==> flow/design.v <==
`timescale 1ns/10ps
module mpadd32_shift (CLK, RST_N, s_out, a_in, b_in, write, start, ready);
	input CLK, RST_N;
	input [255:0] a_in, b_in;
	input write, start;
	output [256:0] s_out;
	output ready;
	reg [256:0] sum;
	reg [255:0] a, b;
	reg ready;
	reg [2:0] counter;
	reg carry;
	reg [31:0] a0;
	reg [31:0] a1;
	reg [31:0] a2;
	reg [31:0] a3;
	reg [31:0] a4;
	reg [31:0] a5;
	reg [31:0] a6;
	reg [31:0] a7;
	reg [31:0] b0;
	reg [31:0] b1;
	reg [31:0] b2;
	reg [31:0] b3;
	reg [31:0] b4;
	reg [31:0] b5;
	reg [31:0] b6;
	reg [31:0] b7;
	reg [31:0] s0;
	reg [31:0] s1;
	reg [31:0] s2;
	reg [31:0] s3;
	reg [31:0] s4;
	reg [31:0] s5;
	reg [31:0] s6;
	reg [32:0] s7;
	assign s_out = {s7, s6, s5, s4, s3, s2, s1, s0};
	always @(posedge CLK) begin
		if (~RST_N) begin
			ready <= 1'b0;
			counter <= 3'b000;
		end
		else begin
			if (start) begin
				{carry, s0} <= a0 + b0;
				counter <= counter + 3'b001;
				{a0,a1,a2,a3,a4,a5,a6,a7} <= {a1,a2,a3,a4,a5,a6,a7,32'b0};
				{b0,b1,b2,b3,b4,b5,b6,b7} <= {b1,b2,b3,b4,b5,b6,b7,32'b0};
			end
			else if (counter == 3'b001) begin
				{carry, s1} <= a0 + b0 + carry;
				counter <= counter + 3'b001;
				{a0,a1,a2,a3,a4,a5,a6,a7} <= {a1,a2,a3,a4,a5,a6,a7,32'b0};
				{b0,b1,b2,b3,b4,b5,b6,b7} <= {b1,b2,b3,b4,b5,b6,b7,32'b0};
			end 
			else if (counter == 3'b010) begin
				{carry, s2} <= a0 + b0 + carry;
				counter <= counter + 3'b001;
				{a0,a1,a2,a3,a4,a5,a6,a7} <= {a1,a2,a3,a4,a5,a6,a7,32'b0};
				{b0,b1,b2,b3,b4,b5,b6,b7} <= {b1,b2,b3,b4,b5,b6,b7,32'b0};
			end 
			else if (counter == 3'b011) begin
				{carry, s3} <= a0 + b0 + carry;
				counter <= counter + 3'b001;
				{a0,a1,a2,a3,a4,a5,a6,a7} <= {a1,a2,a3,a4,a5,a6,a7,32'b0};
				{b0,b1,b2,b3,b4,b5,b6,b7} <= {b1,b2,b3,b4,b5,b6,b7,32'b0};
			end 
			else if (counter == 3'b100) begin
				{carry, s4} <= a0 + b0 + carry;
				counter <= counter + 3'b001;
				{a0,a1,a2,a3,a4,a5,a6,a7} <= {a1,a2,a3,a4,a5,a6,a7,32'b0};
				{b0,b1,b2,b3,b4,b5,b6,b7} <= {b1,b2,b3,b4,b5,b6,b7,32'b0};
			end 
			else if (counter == 3'b101) begin
				{carry, s5} <= a0 + b0 + carry;
				counter <= counter + 3'b001;
				{a0,a1,a2,a3,a4,a5,a6,a7} <= {a1,a2,a3,a4,a5,a6,a7,32'b0};
				{b0,b1,b2,b3,b4,b5,b6,b7} <= {b1,b2,b3,b4,b5,b6,b7,32'b0};
			end 
			else if (counter == 3'b110) begin
				{carry, s6} <= a0 + b0 + carry;
				counter <= counter + 3'b001;
				{a0,a1,a2,a3,a4,a5,a6,a7} <= {a1,a2,a3,a4,a5,a6,a7,32'b0};
				{b0,b1,b2,b3,b4,b5,b6,b7} <= {b1,b2,b3,b4,b5,b6,b7,32'b0};
			end 
			else if (counter == 3'b111) begin
				s7 <= a0 + b0 + carry;
				{a0,a1,a2,a3,a4,a5,a6,a7} <= {a1,a2,a3,a4,a5,a6,a7,32'b0};
				{b0,b1,b2,b3,b4,b5,b6,b7} <= {b1,b2,b3,b4,b5,b6,b7,32'b0};
				counter <= 3'b000;
				ready <= 1'b1;
			end
			else begin
				if (write) begin
					a0 <= a_in[31:0];
	 				a1 <= a_in[63:32];
					a2 <= a_in[95:64];
					a3 <= a_in[127:96];
					a4 <= a_in[159:128];
					a5 <= a_in[191:160];
					a6 <= a_in[223:192];
					a7 <= a_in[255:224];
					b0 <= b_in[31:0];
	 				b1 <= b_in[63:32];
					b2 <= b_in[95:64];
					b3 <= b_in[127:96];
					b4 <= b_in[159:128];
					b5 <= b_in[191:160];
					b6 <= b_in[223:192];
					b7 <= b_in[255:224];
					counter <= 3'b000;
					carry <= 1'b0;
				end
				ready <= 1'b0;
			end
		end
	end
endmodule
Reports on mpadd32_shift
What the tools print for mpadd32_shift, step after step.
Lines are those of the file above, counted from 1.
Operators: Yosys type, input widths -> output width; for muxes data width and select width s.
Library cell names are shortened.
{ "setup": {"top": "mpadd32_shift", "clock": "CLK", "cell_library": "sky130hd", "corner": "tt_025C_1v80"} }

Elaborated design
Counts by Yosys on the flattened word-level netlist (proc, flatten, opt, wreduce; memories kept). Register bits leave out memories and registers merged into their read ports (data or address). Print and check cells are left out. Cells with the same type and inputs are merged into one.
{ "word_totals": {"register_bits": 774, "word_cells": 206, "in_bits": 516, "out_inout_bits": 258} }
{ "classes": {"n_addsub": 3, "n_reduce_logical": 14, "muxes": 147, "equal": 8, "logic": 7} }
{ "op_table": {"columns": ["op", "n"], "rows": [
  ["$mux 32", 128],
  ["$add 32x32->33", 1],
  ["$add 33x1->33", 1],
  ["$mux 3", 9],
  ["$reduce_and 7->1", 2],
  ["$eq 3x3->1 const B", 4],
  ["$mux 1", 10],
  ["$reduce_and 9->1", 1],
  ["$reduce_bool 9->1", 1],
  ["$ne 8x8->1 const B", 1],
  ["$reduce_and 8->1", 1],
  ["$reduce_bool 8->1", 1],
  ["$reduce_or 8->1", 1],
  ["$not 1->1", 7],
  ["$eq 3x2->1 const B", 2],
  ["$reduce_and 3->1", 2],
  ["$reduce_and 6->1", 1],
  ["$reduce_and 5->1", 1],
  ["$reduce_and 2->1", 2],
  ["$reduce_and 4->1", 1],
  ["$add 3x1->3 const B", 1],
  ["$eq 3x1->1 const B", 1]
]} }

Depth
Depth = most cells in a row (Yosys ltp): at word level without a register or memory, in the mapped netlist without a sequential cell, where the memories' decode and read muxes count.
{ "logic_depth": {"depth_word": 9, "ABC_AREA": 0, "ltp_mapped": 13, "mapped_depth_nobuf": 13} }

Netlist
The flow's flattened synthesis, as Yosys stat reports it; memories are mapped. The netlist is that of the ABC_AREA named above (0 if unset); the other value can give another one.
{ "synth_totals": {"stdcells": 2763, "sequential_area_um2": 23202.3, "buf_cells": 126, "area_um2": 32341.0, "flip_flops": 774} }
{ "by_type": {"columns": ["type", "n", "area_total_um2"], "rows": [
  ["edfxtp_1", 770, 2.31E+04],
  ["nand2_1", 1385, 5.2E+03],
  ["ha_1", 40, 500.48],
  ["and2_1", 72, 450.432],
  ["clkbuf_1", 110, 412.896],
  ["xnor2_1", 30, 262.752],
  ["xor2_1", 22, 192.685],
  ["a21oi_1", 35, 175.168],
  ["nor2_1", 37, 138.883],
  ["o21ai_0", 22, 110.106],
  ["inv_1", 29, 108.854],
  ["nand3_1", 18, 90.086],
  ["a21o_1", 11, 82.579],
  ["nand4_1", 13, 81.328],
  ["dfxtp_1", 4, 80.077],
  ["nor3_1", 15, 75.072],
  ["nor2b_1", 11, 68.816],
  ["buf_6", 6, 67.565]
]} }
Not listed: further types 61, cells in them 133.

Worst setup path after synthesis
Source: OpenSTA report_checks on the synthesized netlist (no wires, ideal clock, input and output delay 20% of the period each), path of least setup slack; recovery checks are left aside. Register names are those of the netlist, which keeps one name where synthesis merged equal registers.
{ "synth_path": {"kind": "input to register", "startpoint": "input start", "endpoint": "register a0[0]", "clock_period_ps": 5000, "path_delay_ps": 24665, "in_delay_ps": 1000, "t_first_pin_ps": 1000, "arrival_time_ps": 24206, "driving_pins": 7, "setup_ps": 1459, "setup_slack_ps": -20665, "path_buffers": 2, "synth_period_reached_ps": 25665} }
"path_delay_ps" is the arrival time less input delay plus setup time.
"driving_pins": output pins that drive a net of the path, with the launching flip-flop's if there is one; two outputs of one cell count as two.
"synth_period_reached_ps" is the clock period less the worst setup slack; recovery checks do not enter. This is arithmetic on one report: input and output delays are still those of the set period (20% each).
The rows between start and end are the longest chain of elaborated cells between them; the timing report does not say that the signal goes this way. Where chains are equally long, one stands for them.
Each line given opens the expression or statement behind the cell; cells for indexed reads and writes are added by Yosys, which also makes memories of some case tables.
Only ways into the end's enable, where the timed path ends, are counted here.
{ "synth_via": {"path_cell_list": "inv_1 and2_1 clkbuf_1 nand2b_1 clkbuf_1 nor2_1 nor2b_1", "elab_chain_len": 2, "cells_between": 2, "cone_classes": "reduce/logical (2)"} }
{ "synth_rtl": {"columns": ["element", "line", "text"], "rows": [
  ["from (decl)", 5, "input write, start;"],
  ["$reduce_bool 9->1", null, null],
  ["$reduce_and 2->1", null, null],
  ["to (assign)", 95, "a0 <= a_in[31:0];"],
  ["to (decl)", 13, "reg [31:0] a0;"]
]} }

Worst path after layout
Path of least setup slack in the final report of run 1 (OpenROAD, finished layout, wires in). Where an end is a register, its clock arrival counts in the times.
The report prints the path's times to 10 ps; the period is as set.
{ "layout_path": {"kind": "register to register", "startpoint": "register b0[0]", "endpoint": "register s5[21]", "setup_ps": 280, "driving_pins": 14, "clock_period_ps": 5000, "arrival_time_ps": 5130, "path_buffers": 1, "setup_slack_ps": 330, "t_first_pin_ps": 720} }
The rows between start and end are the longest chain of elaborated cells between them; the timing report does not say that the signal goes this way. Where chains are equally long, one stands for them.
{ "layout_via": {"path_cell_list": "edfxtp_1 ha_1 inv_1 fa_1 nand2b_1 a21o_1 a2111oi_4 nor2_1 xnor2_1 nand3_1 or4_1 clkbuf_4 nor3_1 xor2_1", "elab_chain_len": 2, "cells_between": 2, "cone_classes": "add/sub (2)"} }
{ "layout_rtl": {"columns": ["element", "line", "text"], "rows": [
  ["from (decl)", 21, "reg [31:0] b0;"],
  ["from (assign)", 103, "b0 <= b_in[31:0];"],
  ["$add 32x32->33", 75, "{carry, s5} <= a0 + b0 + carry;"],
  ["$add 33x1->33", 75, null],
  ["to (decl)", 34, "reg [31:0] s5;"]
]} }

Flow measurements of mpadd32_shift on sky130hd: 4 stored runs with different settings, listed in no order. Input and output delays are each 20% of the period that was set; the output load is 0.01 pF.
"achieved period" = clock period - worst setup slack. The figure is calculated, with input and output delays left at 20% of the set period.
By "time of the worst setup path" is meant the share of the clock period that the worst setup path is allowed (20% is reserved at inputs, 20% at outputs), minus its slack. Clock arrival times at its registers enter into it.
"total power of the final layout" rests on the timing tool's default activity at the inputs, not on a simulated workload.
"time of the worst setup path" is given in steps of 10 ps.

==> run 1: settings <==
{ "ABC_AREA": 0, "CORE_ASPECT_RATIO": 0.89, "CORE_MARGIN": 6, "CORE_UTILIZATION": 40, "CTS_CLUSTER_DIAMETER": 21, "CTS_CLUSTER_SIZE": 100, "GPL_TIMING_DRIVEN": 0, "MAX_ROUTING_LAYER": "met4", "MIN_ROUTING_LAYER": "met2", "SLEW_MARGIN": 35, "period_ns": 5.0, "CAP_MARGIN": 20 }
==> run 1: results <==
final worst hold slack: 483 ps
total power of the final layout: 0.029195 W
cell area after synthesis: 32341.0 um^2
time of the worst setup path: 4670 ps
type of the worst setup path: register to register
post-layout utilization: 63.4 %
achieved period: 4673 ps
total die area: 87831.8 um^2
standard-cell area after routing: 50362.1 um^2
setup slack of the worst path: 327 ps
total negative setup slack: 0 ps

==> run 2: settings <==
{ "ABC_AREA": 1, "CORE_ASPECT_RATIO": 0.89, "CORE_MARGIN": 6, "CORE_UTILIZATION": 40, "CTS_CLUSTER_DIAMETER": 346, "CTS_CLUSTER_SIZE": 100, "MIN_ROUTING_LAYER": "met2", "period_ns": 5.0, "CAP_MARGIN": 20, "SLEW_MARGIN": 20 }
==> run 2: results <==
final worst hold slack: 525 ps
total power of the final layout: 0.020267 W
cell area after synthesis: 33430.8 um^2
time of the worst setup path: 3890 ps
type of the worst setup path: register to register
post-layout utilization: 52.4 %
achieved period: 3893 ps
total die area: 90671.0 um^2
standard-cell area after routing: 43126.4 um^2
setup slack of the worst path: 1107 ps
total negative setup slack: 0 ps

==> run 3: settings <==
{ "ABC_AREA": 1, "CAP_MARGIN": 25, "CELL_PAD_IN_SITES_DETAIL_PLACEMENT": 0, "CELL_PAD_IN_SITES_GLOBAL_PLACEMENT": 1, "CORE_ASPECT_RATIO": 1.38, "CORE_UTILIZATION": 56, "CTS_CLUSTER_SIZE": 88, "GPL_ROUTABILITY_DRIVEN": 0, "GPL_TIMING_DRIVEN": 0, "TNS_END_PERCENT": 10, "period_ns": 7.17, "CORE_MARGIN": 2, "SLEW_MARGIN": 20 }
==> run 3: results <==
final worst hold slack: 504 ps
total power of the final layout: 0.016077 W
cell area after synthesis: 33430.8 um^2
time of the worst setup path: 2530 ps
type of the worst setup path: input to register
post-layout utilization: 75.9 %
achieved period: 3964 ps
total die area: 61694.4 um^2
standard-cell area after routing: 44974.4 um^2
setup slack of the worst path: 3206 ps
total negative setup slack: 0 ps

==> run 4: settings <==
{ "CELL_PAD_IN_SITES_DETAIL_PLACEMENT": 2, "CELL_PAD_IN_SITES_GLOBAL_PLACEMENT": 1, "CORE_UTILIZATION": 56, "CTS_CLUSTER_SIZE": 31, "HOLD_SLACK_MARGIN": -0.03, "TNS_END_PERCENT": 70, "period_ns": 7.17, "CAP_MARGIN": 20, "CORE_MARGIN": 2, "SLEW_MARGIN": 20 }
==> run 4: results <==
unfinished; tool error in placement
